==> flow/design.v <==
module Ram (
    input  wire        clka,
    input  wire        ena,
    input  wire [ 3:0] wea,
    input  wire [ 2:0] addra,
    input  wire [31:0] dina,
    output reg  [31:0] douta
);
reg [31:0] mem [0:7];
integer b;
always @(posedge clka) begin
    if (ena) begin
        for (b = 0; b < 4; b = b + 1) begin
            if (wea[b])
                mem[addra][b*8 +: 8] <= dina[b*8 +: 8];
        end
        douta <= {wea[3] ? dina[31:24] : mem[addra][31:24],
                  wea[2] ? dina[23:16] : mem[addra][23:16],
                  wea[1] ? dina[15: 8] : mem[addra][15: 8],
                  wea[0] ? dina[ 7: 0] : mem[addra][ 7: 0]};
    end
end
endmodule
module tagv_ram (
    input  wire        clka,
    input  wire        resetn,
    input  wire        ena,
    input  wire        wea,
    input  wire [ 2:0] addra,
    input  wire [25:0] dina,
    output reg  [25:0] douta
);
reg [24:0] tag_mem [0:7];
reg [ 7:0] v_mem;
always @(posedge clka) begin
    if (ena & wea)
        tag_mem[addra] <= dina[25:1];
end
always @(posedge clka) begin
    if (!resetn)
        v_mem <= 8'b0;
    else if (ena & wea)
        v_mem[addra] <= dina[0];
end
always @(posedge clka) begin
    if (ena)
        douta <= wea ? dina : {tag_mem[addra], v_mem[addra]};
end
endmodule
module cache(
    input  wire         clk,
    input  wire         resetn,
    input  wire         valid,
    input  wire         op,
    input  wire [ 2: 0] index,
    input  wire [24: 0] tag,
    input  wire [ 3: 0] offset,
    input  wire [ 3: 0] wstrb,
    input  wire [31: 0] wdata,
    output wire         addr_ok,
    output wire         data_ok,
    output wire [31: 0] rdata,
    output wire         rd_req,
    output wire [ 2: 0] rd_type,
    output wire [31: 0] rd_addr,
    input  wire         rd_rdy,
    input  wire         ret_valid,
    input  wire         ret_last,
    input  wire [31: 0] ret_data,
    output wire         wr_req,
    output wire [ 2: 0] wr_type,
    output wire [31: 0] wr_addr,
    output wire [ 3: 0] wr_wstrb,
    output wire [127:0] wr_data,
    input  wire         wr_rdy
);
parameter idle = 3'b000,lookup = 3'b001,miss = 3'b010,replace = 3'b011,refill = 3'b100;
reg op_reg; 
reg [ 2:0] index_reg;
reg [24:0] tag_reg;
reg [ 3:0] offset_reg;
reg [ 3:0] wstrb_reg;
reg [31:0] wdata_reg;
reg [2:0] state_main;
wire way0_hit;
wire way1_hit;
wire cache_hit;
wire [31:0] way0_load_word;
wire [31:0] way1_load_word;
wire load_res;
wire random; 
wire replace_data;
wire replace_tag;
wire replace_v;
wire replace_d;
reg [1:0] return_num;
reg w_way_reg;
reg [2:0] w_index_reg;
reg [3:0] w_offset_reg;
reg [3:0] w_wstrb_reg;
reg [31:0] w_data_reg;
wire [24:0] way0_tag;
wire way0_v;
wire wea_tagv0;
wire [2:0] addra_tagv0;
wire [25:0] dina_tagv0;
assign wea_tagv0 = ret_valid & ret_last & ~replace_way;
assign addra_tagv0 = ({3{state_main == lookup  || state_main == idle}} & index)
                 | ({3{state_main == miss || state_main == replace || state_main == refill}} & index_reg);
assign dina_tagv0 = {tag_reg,1'b1};                 
tagv_ram tagv_ram_way0 (
  .clka(clk),     
  .resetn(resetn),
  .ena(1'b1),       
  .wea(wea_tagv0),       
  .addra(addra_tagv0),   
  .dina(dina_tagv0),     
  .douta({way0_tag,way0_v})   
);
reg [7:0] way0_d_reg;
wire way0_d;
assign way0_d = way0_d_reg[index_reg];
always@(posedge clk)begin
    if(!resetn)
        way0_d_reg <= 8'b0;
    else if(wr_state & ~w_way_reg)
        way0_d_reg[w_index_reg] <= 1'b1;
    else if(state_main == refill & ret_valid & ret_last &~replace_way)
        way0_d_reg[index_reg] <= op_reg;    
end
wire [127:0] way0_data;
wire [2:0] addra_way0_bank0;
wire [3:0] wea_way0_bank0;
wire [31:0] dina_way0_bank0;
wire [2:0] addra_way0_bank1;
wire [3:0] wea_way0_bank1;
wire [31:0] dina_way0_bank1;
wire [2:0] addra_way0_bank3;
wire [3:0] wea_way0_bank3;
wire [31:0] dina_way0_bank3;
wire [2:0] addra_way0_bank2;
wire [3:0] wea_way0_bank2;
wire [31:0] dina_way0_bank2;
assign addra_way0_bank0 = (wr_state & ~w_offset_reg[3]&~w_offset_reg[2]) ? w_index_reg : 
                        addr_ok ? index : index_reg ;
assign wea_way0_bank0 = ({4{wr_state & ~w_offset_reg[3]&~w_offset_reg[2] & ~w_way_reg}} & w_wstrb_reg ) 
                     |({4{state_main == refill & (return_num == 2'd0) & ret_valid & ~replace_way}}); 
assign dina_way0_bank0 = ({32{wr_state}} & w_data_reg)  
                      | ({32{state_main == refill}})& (
                       ~offset_reg[3]&~offset_reg[2] & op_reg ? {
                                        wstrb_reg[3] ? wdata_reg[31:24] : ret_data[31:24],
                                        wstrb_reg[2] ? wdata_reg[23:16] : ret_data[23:16],
                                        wstrb_reg[1] ? wdata_reg[15: 8] : ret_data[15: 8],
                                        wstrb_reg[0] ? wdata_reg[ 7: 0] : ret_data[ 7: 0]
                                    } : ret_data);
Ram bank0_ram_way0 (  
  .clka(clk),     
  .ena(1'b1),       
  .wea(wea_way0_bank0),       
  .addra(addra_way0_bank0),   
  .dina(dina_way0_bank0),     
  .douta(way0_data[31:0])   
);
assign addra_way0_bank1 = (wr_state & ~w_offset_reg[3]&w_offset_reg[2]) ? w_index_reg : 
                        addr_ok ? index : index_reg ;
assign wea_way0_bank1 = ({4{wr_state & ~w_offset_reg[3]&w_offset_reg[2] & ~w_way_reg}} & w_wstrb_reg ) 
                     |({4{state_main == refill & (return_num == 2'd1) & ret_valid & ~replace_way}}); 
assign dina_way0_bank1 = ({32{wr_state}} & w_data_reg)  
                      | ({32{state_main == refill}})& (
                       ~offset_reg[3]& offset_reg[2] & op_reg ? {
                                        wstrb_reg[3] ? wdata_reg[31:24] : ret_data[31:24],
                                        wstrb_reg[2] ? wdata_reg[23:16] : ret_data[23:16],
                                        wstrb_reg[1] ? wdata_reg[15: 8] : ret_data[15: 8],
                                        wstrb_reg[0] ? wdata_reg[ 7: 0] : ret_data[ 7: 0]
                                    } : ret_data);
Ram bank1_ram_way0 (
  .clka(clk),     
  .ena(1'b1),       
  .wea(wea_way0_bank1),       
  .addra(addra_way0_bank1),   
  .dina(dina_way0_bank1),     
  .douta(way0_data[63:32])   
);
assign addra_way0_bank2 = (wr_state & w_offset_reg[3]&~w_offset_reg[2]) ? w_index_reg : 
                        addr_ok ? index : index_reg ;
assign wea_way0_bank2 = ({4{wr_state & w_offset_reg[3]&~w_offset_reg[2] & ~w_way_reg}} & w_wstrb_reg ) 
                     |({4{state_main == refill & (return_num == 2'd2) & ret_valid & ~replace_way}}); 
assign dina_way0_bank2 = ({32{wr_state}} & w_data_reg)  
                      | ({32{state_main == refill}})& (
                       offset_reg[3]&~offset_reg[2] & op_reg ? {
                                        wstrb_reg[3] ? wdata_reg[31:24] : ret_data[31:24],
                                        wstrb_reg[2] ? wdata_reg[23:16] : ret_data[23:16],
                                        wstrb_reg[1] ? wdata_reg[15: 8] : ret_data[15: 8],
                                        wstrb_reg[0] ? wdata_reg[ 7: 0] : ret_data[ 7: 0]
                                    } : ret_data);
Ram bank2_ram_way0 (
  .clka(clk),     
  .ena(1'b1),       
  .wea(wea_way0_bank2),       
  .addra(addra_way0_bank2),   
  .dina(dina_way0_bank2),     
  .douta(way0_data[95:64])   
);
assign addra_way0_bank3 = (wr_state & w_offset_reg[3]&w_offset_reg[2]) ? w_index_reg : 
                        addr_ok ? index : index_reg ;
assign wea_way0_bank3 = ({4{wr_state & w_offset_reg[3]&w_offset_reg[2] & ~w_way_reg}} & w_wstrb_reg ) 
                     |({4{state_main == refill & (return_num ==2'd3) & ret_valid & ~replace_way}}); 
assign dina_way0_bank3 = ({32{wr_state}} & w_data_reg)  
                      | (({32{state_main == refill}})& (
                       offset_reg[3]&offset_reg[2] & op_reg ? {
                                        wstrb_reg[3] ? wdata_reg[31:24] : ret_data[31:24],
                                        wstrb_reg[2] ? wdata_reg[23:16] : ret_data[23:16],
                                        wstrb_reg[1] ? wdata_reg[15: 8] : ret_data[15: 8],
                                        wstrb_reg[0] ? wdata_reg[ 7: 0] : ret_data[ 7: 0]
                                    } : ret_data));
Ram bank3_ram_way0 (
  .clka(clk),     
  .ena(1'b1),       
  .wea(wea_way0_bank3),       
  .addra(addra_way0_bank3),   
  .dina(dina_way0_bank3),     
  .douta(way0_data[127:96])   
);
wire [24:0] way1_tag;
wire way1_v;
wire wea_tagv1;
wire [2:0] addra_tagv1;
wire [25:0] dina_tagv1;
assign wea_tagv1 = ret_valid & ret_last & replace_way;
assign addra_tagv1 = ({3{state_main == lookup  || state_main == idle}} & index)
                 | ({3{state_main == miss || state_main == replace || state_main == refill}} & index_reg);
assign dina_tagv1 = {tag_reg,1'b1};                 
tagv_ram tagv_ram_way1 (
  .clka(clk),     
  .resetn(resetn),
  .ena(1'b1),       
  .wea(wea_tagv1),       
  .addra(addra_tagv1),   
  .dina(dina_tagv1),     
  .douta({way1_tag,way1_v})   
);
reg [7:0] way1_d_reg;
wire way1_d;
assign way1_d = way1_d_reg[index_reg];
always@(posedge clk)begin
    if(!resetn)
        way1_d_reg <= 8'b0;
    else if(wr_state & w_way_reg)
        way1_d_reg[w_index_reg] <= 1'b1;
    else if(state_main == refill & ret_valid & ret_last & replace_way)
        way1_d_reg[index_reg] <= op_reg;    
end
wire [127:0] way1_data;
wire [2:0] addra_way1_bank0;
wire [3:0] wea_way1_bank0;
wire [31:0] dina_way1_bank0;
wire [2:0] addra_way1_bank1;
wire [3:0] wea_way1_bank1;
wire [31:0] dina_way1_bank1;
wire [2:0] addra_way1_bank3;
wire [3:0] wea_way1_bank3;
wire [31:0] dina_way1_bank3;
wire [2:0] addra_way1_bank2;
wire [3:0] wea_way1_bank2;
wire [31:0] dina_way1_bank2;
assign addra_way1_bank0 = (wr_state & ~w_offset_reg[3]&~w_offset_reg[2]) ? w_index_reg : 
                        addr_ok ? index : index_reg ;
assign wea_way1_bank0 = ({4{wr_state & ~w_offset_reg[3]&~w_offset_reg[2] & w_way_reg}} & w_wstrb_reg ) 
                     |({4{state_main == refill & (return_num == 2'd0) & ret_valid & replace_way}}); 
assign dina_way1_bank0 = ({32{wr_state}} & w_data_reg)  
                      | ({32{state_main == refill}})& (
                       ~offset_reg[3]&~offset_reg[2] & op_reg ? {
                                        wstrb_reg[3] ? wdata_reg[31:24] : ret_data[31:24],
                                        wstrb_reg[2] ? wdata_reg[23:16] : ret_data[23:16],
                                        wstrb_reg[1] ? wdata_reg[15: 8] : ret_data[15: 8],
                                        wstrb_reg[0] ? wdata_reg[ 7: 0] : ret_data[ 7: 0]
                                    } : ret_data);
Ram bank0_ram_way1 (  
  .clka(clk),     
  .ena(1'b1),       
  .wea(wea_way1_bank0),       
  .addra(addra_way1_bank0),   
  .dina(dina_way1_bank0),     
  .douta(way1_data[31:0])   
);
assign addra_way1_bank1 = (wr_state & ~w_offset_reg[3]&w_offset_reg[2]) ? w_index_reg : 
                        addr_ok ? index : index_reg ;
assign wea_way1_bank1 = ({4{wr_state & ~w_offset_reg[3]&w_offset_reg[2] & w_way_reg}} & w_wstrb_reg ) 
                     |({4{state_main == refill & (return_num == 2'd1) & ret_valid & replace_way}}); 
assign dina_way1_bank1 = ({32{wr_state}} & w_data_reg)  
                      | ({32{state_main == refill}})& (
                       ~offset_reg[3]&offset_reg[2] & op_reg ? {
                                        wstrb_reg[3] ? wdata_reg[31:24] : ret_data[31:24],
                                        wstrb_reg[2] ? wdata_reg[23:16] : ret_data[23:16],
                                        wstrb_reg[1] ? wdata_reg[15: 8] : ret_data[15: 8],
                                        wstrb_reg[0] ? wdata_reg[ 7: 0] : ret_data[ 7: 0]
                                    } : ret_data);
Ram bank1_ram_way1 (
  .clka(clk),     
  .ena(1'b1),       
  .wea(wea_way1_bank1),       
  .addra(addra_way1_bank1),   
  .dina(dina_way1_bank1),     
  .douta(way1_data[63:32])   
);
assign addra_way1_bank2 = (wr_state & w_offset_reg[3]&~w_offset_reg[2]) ? w_index_reg : 
                        addr_ok ? index : index_reg ;
assign wea_way1_bank2 = ({4{wr_state & w_offset_reg[3]&~w_offset_reg[2] & w_way_reg}} & w_wstrb_reg ) 
                     |({4{state_main == refill & (return_num == 2'd2) & ret_valid & replace_way}}); 
assign dina_way1_bank2 = ({32{wr_state}} & w_data_reg)  
                      | ({32{state_main == refill}})& (
                       offset_reg[3]&~offset_reg[2] & op_reg ? {
                                        wstrb_reg[3] ? wdata_reg[31:24] : ret_data[31:24],
                                        wstrb_reg[2] ? wdata_reg[23:16] : ret_data[23:16],
                                        wstrb_reg[1] ? wdata_reg[15: 8] : ret_data[15: 8],
                                        wstrb_reg[0] ? wdata_reg[ 7: 0] : ret_data[ 7: 0]
                                    } : ret_data);
Ram bank2_ram_way1 (
  .clka(clk),     
  .ena(1'b1),       
  .wea(wea_way1_bank2),       
  .addra(addra_way1_bank2),   
  .dina(dina_way1_bank2),     
  .douta(way1_data[95:64])   
);
assign addra_way1_bank3 = (wr_state & w_offset_reg[3]&w_offset_reg[2]) ? w_index_reg : 
                        addr_ok ? index : index_reg ;
assign wea_way1_bank3 = ({4{wr_state & w_offset_reg[3]&w_offset_reg[2] & w_way_reg}} & w_wstrb_reg ) 
                     |({4{state_main == refill & (return_num == 2'd3) & ret_valid & replace_way}}); 
assign dina_way1_bank3 = ({32{wr_state}} & w_data_reg)  
                      | ({32{state_main == refill}})& (
                       (offset_reg[3]&offset_reg[2] & op_reg) ? {
                                        wstrb_reg[3] ? wdata_reg[31:24] : ret_data[31:24],
                                        wstrb_reg[2] ? wdata_reg[23:16] : ret_data[23:16],
                                        wstrb_reg[1] ? wdata_reg[15: 8] : ret_data[15: 8],
                                        wstrb_reg[0] ? wdata_reg[ 7: 0] : ret_data[ 7: 0]
                                    } : ret_data);
Ram bank3_ram_way1 (
  .clka(clk),     
  .ena(1'b1),       
  .wea(wea_way1_bank3),       
  .addra(addra_way1_bank3),   
  .dina(dina_way1_bank3),     
  .douta(way1_data[127:96])   
);
always@(posedge clk)begin
    if(!resetn)begin
        op_reg <= 1'b0; 
        index_reg <= 3'b0; 
        tag_reg <= 25'b0; 
        offset_reg <= 4'b0; 
        wstrb_reg <= 4'b0; 
        wdata_reg   <= 32'b0; 
    end
    else if((state_main == idle & valid & !hit_write_cf) |
            (state_main == lookup & (cache_hit & valid & (op | (!op & !hit_write_cf) ))))begin
        op_reg <= op; 
        index_reg <= index; 
        tag_reg <= tag; 
        offset_reg <= offset; 
        wstrb_reg <= wstrb; 
        wdata_reg   <= wdata;         
    end
end
assign way0_hit = way0_v && {way0_tag == tag_reg};
assign way1_hit = way1_v && {way1_tag == tag_reg};
assign cache_hit = way0_hit || way1_hit;
assign way0_load_word = way0_data[offset_reg[3:2]*32 +: 32];
assign way1_load_word = way1_data[offset_reg[3:2]*32 +: 32];
assign load_res = {32{way0_hit}} & way0_load_word
                | {32{way1_hit}} & way1_load_word
                | {32{~cache_hit}} & ret_data;
LFSR u_lfsr(
    .clk(clk),
    .reset(!resetn),
    .lfsr_bit(random)
);                
reg replace_way; 
always@(posedge clk)begin
    if(!resetn)begin
        replace_way <= 1'b0;
    end
    else if(state_main == miss & wr_rdy)begin
        replace_way <= random;
    end
end
always@(posedge clk)begin
    if(!resetn | (state_main == replace && rd_rdy))
        return_num <= 2'b0;
    else if(ret_valid)begin
        return_num <= return_num + 2'b1;
    end
end
always@(posedge clk)begin
    if(!resetn)begin
        state_main <= idle;
    end
    else if(state_main == idle)begin
        if(valid & !hit_write_cf)begin
            state_main <= lookup;       
        end
    end
    else if(state_main == lookup)begin
        if(cache_hit & (!valid | (valid & hit_write_cf)))begin
            state_main <= idle;
        end    
        else if(!cache_hit)begin
            state_main <= miss;
        end 
    end
    else if(state_main == miss)begin
        if(wr_rdy)begin
            state_main <= replace;
        end
    end
    else if(state_main == replace)begin
        if(rd_rdy)begin
            state_main <= refill;
        end
    end
    else if(state_main == refill)begin
        if(ret_valid & ret_last)begin
            state_main <= idle;
        end
    end
    else 
        state_main <= idle;
end
reg wr_state;
wire hit_write_sign;
wire hit_write_cf;
assign hit_write_sign = (state_main == lookup) & op_reg & cache_hit;
assign hit_write_cf = ( (state_main == lookup) & op_reg & (!op & valid) & ({tag,index,offset} == {tag_reg,index_reg,offset_reg}) ) 
                    | ( wr_state & (!op & valid) & (offset[3:2] == w_offset_reg[3:2]));
always@(posedge clk)begin
    if(!resetn)begin
        wr_state <= 1'b0;
        w_way_reg <= 1'b0;
        w_index_reg <= 3'b0;
        w_offset_reg <= 4'b0;
        w_wstrb_reg <= 4'b0;
        w_data_reg <= 32'b0;
    end
    else if(~wr_state)begin
        if(hit_write_sign)begin
            wr_state <= 1'b1;
            w_way_reg <= way1_hit;
            w_index_reg <= index_reg;
            w_offset_reg <= offset_reg;
            w_wstrb_reg <= wstrb_reg;
            w_data_reg <= wdata_reg; 
        end 
    end
    else if(wr_state)begin
        if(hit_write_sign)begin
            w_way_reg <= way1_hit;
            w_index_reg <= index_reg;
            w_offset_reg <= offset_reg;
            w_wstrb_reg <= wstrb_reg;
            w_data_reg <= wdata_reg; 
        end
        else begin
            wr_state <= 1'b0;
        end    
    end
    else 
        wr_state <= 1'b0;
end
assign addr_ok = ((state_main == idle) & !hit_write_cf) || 
                 (state_main == lookup & (cache_hit & valid & (op | (!op & !hit_write_cf) ))); 
assign data_ok = (state_main == lookup & (cache_hit)) ||
                 (state_main == refill && ret_valid && return_num == offset_reg[3:2]);
assign rdata = ({32{state_main == lookup & way0_hit}} & way0_load_word)
             | ({32{state_main == lookup & way1_hit}} & way1_load_word)
             | ({32{state_main == refill}} & ret_data);                  
assign rd_req = (state_main == replace);
assign rd_type = 3'b100;
assign rd_addr = {tag_reg,index_reg,4'd0};
reg wr_req_reg;
assign wr_req = wr_req_reg & 
            ((replace_way) ? (way1_d & way1_v) : (way0_d & way0_v));
assign wr_type = 3'b100;
assign wr_addr = {(replace_way ? way1_tag : way0_tag),index_reg,4'd0};
assign wr_wstrb = 4'b1111;
assign wr_data = replace_way ? way1_data : way0_data;
always@(posedge clk)begin
    if(!resetn)
        wr_req_reg <= 1'b0;
    else if(state_main == miss & wr_rdy)
        wr_req_reg <= 1'b1;
    else if(wr_rdy)
        wr_req_reg <= 1'b0;
end                 
endmodule
module LFSR (
    input wire clk,
    input wire reset,
    output reg lfsr_bit
);
    reg [7:0] lfsr;
    always @(posedge clk) begin
        if (reset) begin
            lfsr <= 8'h1;  
        end else begin
            lfsr <= {lfsr[6:0], lfsr[7] ^ lfsr[5]};  
        end
    end
    always @(posedge clk) begin
        if (reset) begin
            lfsr_bit <= 1'b0;
        end else begin
            lfsr_bit <= lfsr[0];  
        end
    end
endmodule
# Reports on cache
# Tool output for the design above before and after an edit, in the order of the flow.
# Lines under "orig" count in the file above, lines under "edited" in the edited file.
# "change" is "edited" less "orig", of the values as shown.
# Operators carry their Yosys type and port widths (W data, S select, Z words).
# Library cell names are shortened.
# A cell with - has no value.
# design
top	cache
clock_port	clk
library	sky130hd
corner	tt_025C_1v80

# Diff
# The edit as a unified diff against the file above.
# This change comes from a script, not from a designer. The edited design behaves differently; no optimisation was intended.
# begin of diff
@@ -431,5 +431,5 @@
 wire hit_write_cf;
 assign hit_write_sign = (state_main == lookup) & op_reg & cache_hit;
-assign hit_write_cf = ( (state_main == lookup) & op_reg & (!op & valid) & ({tag,index,offset} == {tag_reg,index_reg,offset_reg}) ) 
+assign hit_write_cf = ( (state_main == lookup) & op_reg & (!op & valid) & ({tag,index,offset} >= {tag_reg,index_reg,offset_reg}) ) 
                     | ( wr_state & (!op & valid) & (offset[3:2] == w_offset_reg[3:2]));
 always@(posedge clk)begin
# end of diff

# Word level
# Yosys after proc, flatten, opt, wreduce and memory -nomap, before mapping. Memory bits, and registers merged into a memory's read port (data or address), are not among the register bits. Print and check cells are not counted. Equal cells are merged and count once.
# Yosys's memory passes give these memory sizes; they may raise the number of words (mostly to a power of two), join words into wider ones and drop unused or constant bits.
# word_totals
item	orig	edited	change
register_bits	164	164	0
ramBits	2448	2448	0
clocked_rd_ports_x_width	306	306	0
n_memories	10	10	0
input_bits	108	108	0
out_inout_bits	238	238	0
# op_classes
item	orig	edited	change
add_sub_neg	4	4	0
n_cmp	0	1	1
n_eq	17	16	-1
shift	10	10	0
mux	104	104	0
n_logic	131	131	0
reduce_and_logical	21	21	0
# memory_table
item	orig	edited
memory_list	bank0_ram_way0.mem 8x32 r1 w1; bank0_ram_way1.mem 8x32 r1 w1; bank1_ram_way0.mem 8x32 r1 w1; bank1_ram_way1.mem 8x32 r1 w1; bank2_ram_way0.mem 8x32 r1 w1; bank2_ram_way1.mem 8x32 r1 w1; [+4]	bank0_ram_way0.mem 8x32 r1 w1; bank0_ram_way1.mem 8x32 r1 w1; bank1_ram_way0.mem 8x32 r1 w1; bank1_ram_way1.mem 8x32 r1 w1; bank2_ram_way0.mem 8x32 r1 w1; bank2_ram_way1.mem 8x32 r1 w1; [+4]
# The mark [+n] counts cells that are not listed.
# op_table
operator	orig	edited	change
$eq A32 B32 Y1	1	0	-1
$ge A32 B32 Y1	0	1	1
$and A1 B1 Y1	71	71	0
$mux W1	38	38	0
$mux W32	36	36	0
$mux W3	18	18	0
$and A32 B32 Y32	8	8	0
$and A4 B4 Y4	8	8	0
$mux W8	8	8	0
$or A4 B4 Y4	8	8	0
$and A8 B8 Y8	6	6	0
$logic_or A1 B1 Y1	6	6	0
$not A1 Y1	6	6	0
$or A32 B32 Y32	6	6	0
$or A8 B8 Y8	6	6	0
$logic_and A1 B1 Y1	5	5	0
$or A1 B1 Y1	5	5	0
$logic_not A1 Y1	4	4	0
$shiftx A8 B3 Y1	4	4	0
$mux W25	3	3	0
$neg A3 Y4	3	3	0
$not A8 Y8	3	3	0
$reduce_bool A2 Y1	3	3	0
$shift A1 B4 Y8 const A	3	3	0
$and A3 B3 Y3	2	2	0
$eq A2 B2 Y1	2	2	0
$eq A2 B2 Y1 const B	2	2	0
$eq A25 B25 Y1	2	2	0
# The list need not be complete.

# Longest topological paths
# Longest topological path by Yosys (ltp), each cell counted once; first at word level (registers and memories cut), then after technology mapping (sequential cells cut; the memories' decode and read muxes count).
# logic_depth
item	orig	edited	change
word_depth	13	13	0
ABC_AREA	0	0	-
mapped_depth	18	16	-2

# After synthesis
# Source: synth_stat.txt of the flow (Yosys; design flattened, memories mapped). It holds for the ABC_AREA given above (unset counts as 0); a run with the other value may have another netlist.
# mapped
item	orig	edited	change
cell_count	5859	5972	113
yosys_area_um2	108745.5	109057.1	311.6
sequential_area_um2	77073.9	77073.9	0.0
ff_cells	2626	2626	0
n_buf	403	390	-13
# by_type
cell_type	orig	edited	change
mux2i_1	710	486	-224
a21oi_1	117	337	220
mux2_2	29	167	138
nor2_1	193	323	130
a211oi_1	111	4	-107
nand2_1	219	137	-82
inv_1	16	52	36
xnor2_1	64	33	-31
a22oi_1	32	62	30
ha_1	16	46	30
nor4_1	38	10	-28
o311ai_1	20	0	-20
a21o_1	1	20	19
clkbuf_1	228	210	-18
buf_2	59	44	-15
buf_4	30	43	13
nand3_1	30	42	12
o31ai_2	0	12	12
# The list need not be complete.
# The figures by module come from a second, unflattened synthesis with its own total; it is not the netlist above.
# unflattened
item	orig	edited	change
cells_unflattened	8069	8078	9
area_unflattened_um2	123289.5	123518.5	229.0
# Each row is one instance without its submodules.
# by_module_orig
module	n_inst	cells	area_um2	mod_seq_area_um2
Ram	8	664	11392.2	8648.3
tagv_ram	2	553	9283.9	6946.7
cache	1	1634	13365.3	2742.6
LFSR	1	17	219.0	160.2
# by_module_edited
module	n_inst	cells	area_um2	mod_seq_area_um2
Ram	8	664	11392.2	8648.3
tagv_ram	2	552	9293.9	6946.7
cache	1	1645	13574.3	2742.6
LFSR	1	17	219.0	160.2

# Worst setup path after synthesis
# Source: OpenSTA report_checks on the synthesized netlist (no wires, ideal clock, input and output delay 20% of the period each), path of least setup slack; recovery checks are left aside. Register names are those of the netlist, which keeps one name where synthesis merged equal registers.
# synth_timing
item	orig	edited	change
path_kind	input to register	input to output	-
startpoint	input port tag[17]	input port index[1]	-
endpoint	memory bank1_ram_way1.mem[5][24]	output port addr_ok	-
period_ns	8.0	8.0	0.0
out_delay_ns	-	1.600	-
setup_ns	0.395	-	-
t_arrival_ns	4.357	4.082	-0.275
path_slack_ns	3.248	2.318	-0.930
path_delay_ns	3.152	2.482	-0.670
path_stages	11	11	0
path_buffers	2	1	-1
synth_period_reached_ns	4.752	5.682	0.930
# "path_delay_ns" is the arrival time less input delay plus setup time.
# At an output port there is no setup time.
# "path_stages" counts driving pins, that of a launching flip-flop among them; a cell with two outputs on the path counts twice.
# "synth_period_reached_ns" is the clock period less the worst setup slack; recovery checks do not enter. This is arithmetic on one report: input and output delays are still those of the set period (20% each).
# Between the ends stands the longest chain of elaborated cells between them, by number of cells; it is not shown to be the way that was timed. Of several equally long chains one is given.
# A line is the first line of the expression or statement that the cell stems from. Yosys adds cells for indexed reads and writes and turns some case tables into memories.
# synth_between_orig
cell_sequence	xnor2_1 > nand4_1 > nor4_1 > nand3_1 > nand3_1 > o22ai_1 > or2_2 > buf_1 > o21a_1 > buf_1 > nor4_1
elab_chain_len	11
# synth_rtl_orig
item	line	source
start: declaration	56	input  wire [24: 0] tag,
$eq A32 B32 Y1	433	assign hit_write_cf = ( (state_main == lookup) & op_reg & (!op & valid) & ({tag,index,offset} == {tag_reg,inde ...
$and A1 B1 Y1	433
$or A1 B1 Y1	433
$logic_not A1 Y1	470	(state_main == lookup & (cache_hit & valid & (op | (!op & !hit_write_cf) )));
$and A1 B1 Y1	470
$or A1 B1 Y1	470
$and A1 B1 Y1 (2 in a row)	470
$logic_or A1 B1 Y1	469	assign addr_ok = ((state_main == idle) & !hit_write_cf) ||
$mux W3	287	addr_ok ? index : index_reg ;
$mux W3	286	assign addra_way1_bank1 = (wr_state & ~w_offset_reg[3]&w_offset_reg[2]) ? w_index_reg :
end: declaration	9	reg [31:0] mem [0:7];
# synth_between_edited
cell_sequence	ha_1 > a21o_1 > a21o_1 > a21oi_1 > o21ai_0 > o21a_1 > o31ai_1 > and3_1 > buf_1 > nor2_1 > inv_1
elab_chain_len	9
# synth_rtl_edited
item	line	source
start: declaration	55	input  wire [ 2: 0] index,
$ge A32 B32 Y1	433	assign hit_write_cf = ( (state_main == lookup) & op_reg & (!op & valid) & ({tag,index,offset} >= {tag_reg,inde ...
$and A1 B1 Y1	433
$or A1 B1 Y1	433
$logic_not A1 Y1	470	(state_main == lookup & (cache_hit & valid & (op | (!op & !hit_write_cf) )));
$and A1 B1 Y1	470
$or A1 B1 Y1	470
$and A1 B1 Y1 (2 in a row)	470
$logic_or A1 B1 Y1	469	assign addr_ok = ((state_main == idle) & !hit_write_cf) ||
end: declaration	60	output wire         addr_ok,

# Path in the finished layout
# From the final timing report of the runs of pair 1: the path of least setup slack in the routed layout; clock arrival at registers is part of the times.
# layout_timing
item	orig	edited	change
path_kind	register to output	register to output	-
startpoint	register (no name shown)	register (no name shown)	-
endpoint	output port addr_ok	output port rdata[14]	-
period_ns	7.62	7.62	0.00
out_delay_ns	1.52	1.52	0.00
t_arrival_ns	5.96	5.99	0.03
path_slack_ns	0.13	0.11	-0.02
path_stages	15	12	-3
path_buffers	5	3	-2
# layout_between_orig
cell_sequence	dfxtp_4 > buf_12 > mux4_2 > mux2i_1 > nor2_1 > a211oi_1 > nand4_1 > nor4_2 > buf_4 > nand2_2 > buf_12 > and2_1 > o21ai_1 > buf_4 > clkdlybuf4s50_1
# layout_rtl_orig
item	line	source
end: declaration	60	output wire         addr_ok,
# orig: Chain of elaborated cells between the ends: none given.
# layout_between_edited
cell_sequence	dfxtp_4 > buf_4 > mux4_2 > mux2i_1 > xnor2_1 > nand4_1 > nor4_1 > nand4_1 > or2_4 > buf_4 > o21ai_0 > clkdlybuf4s50_1
# layout_rtl_edited
item	line	source
end: declaration	62	output wire [31: 0] rdata,
# edited: Chain of elaborated cells between the ends: none given.

# Layout results
# Runs of the flow (Yosys, OpenROAD) on both versions; the two runs of a pair have the same settings. The constraints put input and output delay at 20% of the set period each and load the outputs with 0.01 pF.
# flow_settings_pair_1
CORE_UTILIZATION	40
period_ns	7.62
CAP_MARGIN	20
CORE_MARGIN	2
SLEW_MARGIN	20
# results_pair_1
item	orig	edited	change
post_synth_area_um2	108745.5	109057.1	311.6
total_die_area_um2	276050.0	276834.0	784.0
final_stdcell_area_um2	128952.0	128329.0	-623.0
layout_utilization_pct	47.7	47.4	-0.3
worstSetupSlack_ns	0.134	0.107	-0.027
tns_setup_ns	0.000	0.000	0.000
totalPower_w	0.032754	0.031829	-0.000925
timing.achieved_period_ns	7.486	7.513	0.027
# flow_settings_pair_2
CORE_MARGIN	8
CORE_UTILIZATION	15
GPL_ROUTABILITY_DRIVEN	0
GPL_TIMING_DRIVEN	0
HOLD_SLACK_MARGIN	0.08
MAX_ROUTING_LAYER	met4
PLACE_DENSITY_LB_ADDON	0.07
SETUP_SLACK_MARGIN	2.34
period_ns	9.13
CAP_MARGIN	20
SLEW_MARGIN	20
# results_pair_2
item	orig	edited	change
post_synth_area_um2	108745.5	109057.1	311.6
total_die_area_um2	752470.0	754588.0	2118.0
final_stdcell_area_um2	146309.0	146611.0	302.0
layout_utilization_pct	20.3	20.2	-0.1
worstSetupSlack_ns	2.106	2.373	0.267
tns_setup_ns	0.000	0.000	0.000
totalPower_w	0.030616	0.030081	-0.000535
timing.achieved_period_ns	7.024	6.757	-0.267
# "timing.achieved_period_ns" means the clock period less the worst setup slack. The figure is calculated, with input and output delays left at 20% of the set period.
# "totalPower_w" is the tool's figure for a default switching activity; nothing was simulated.
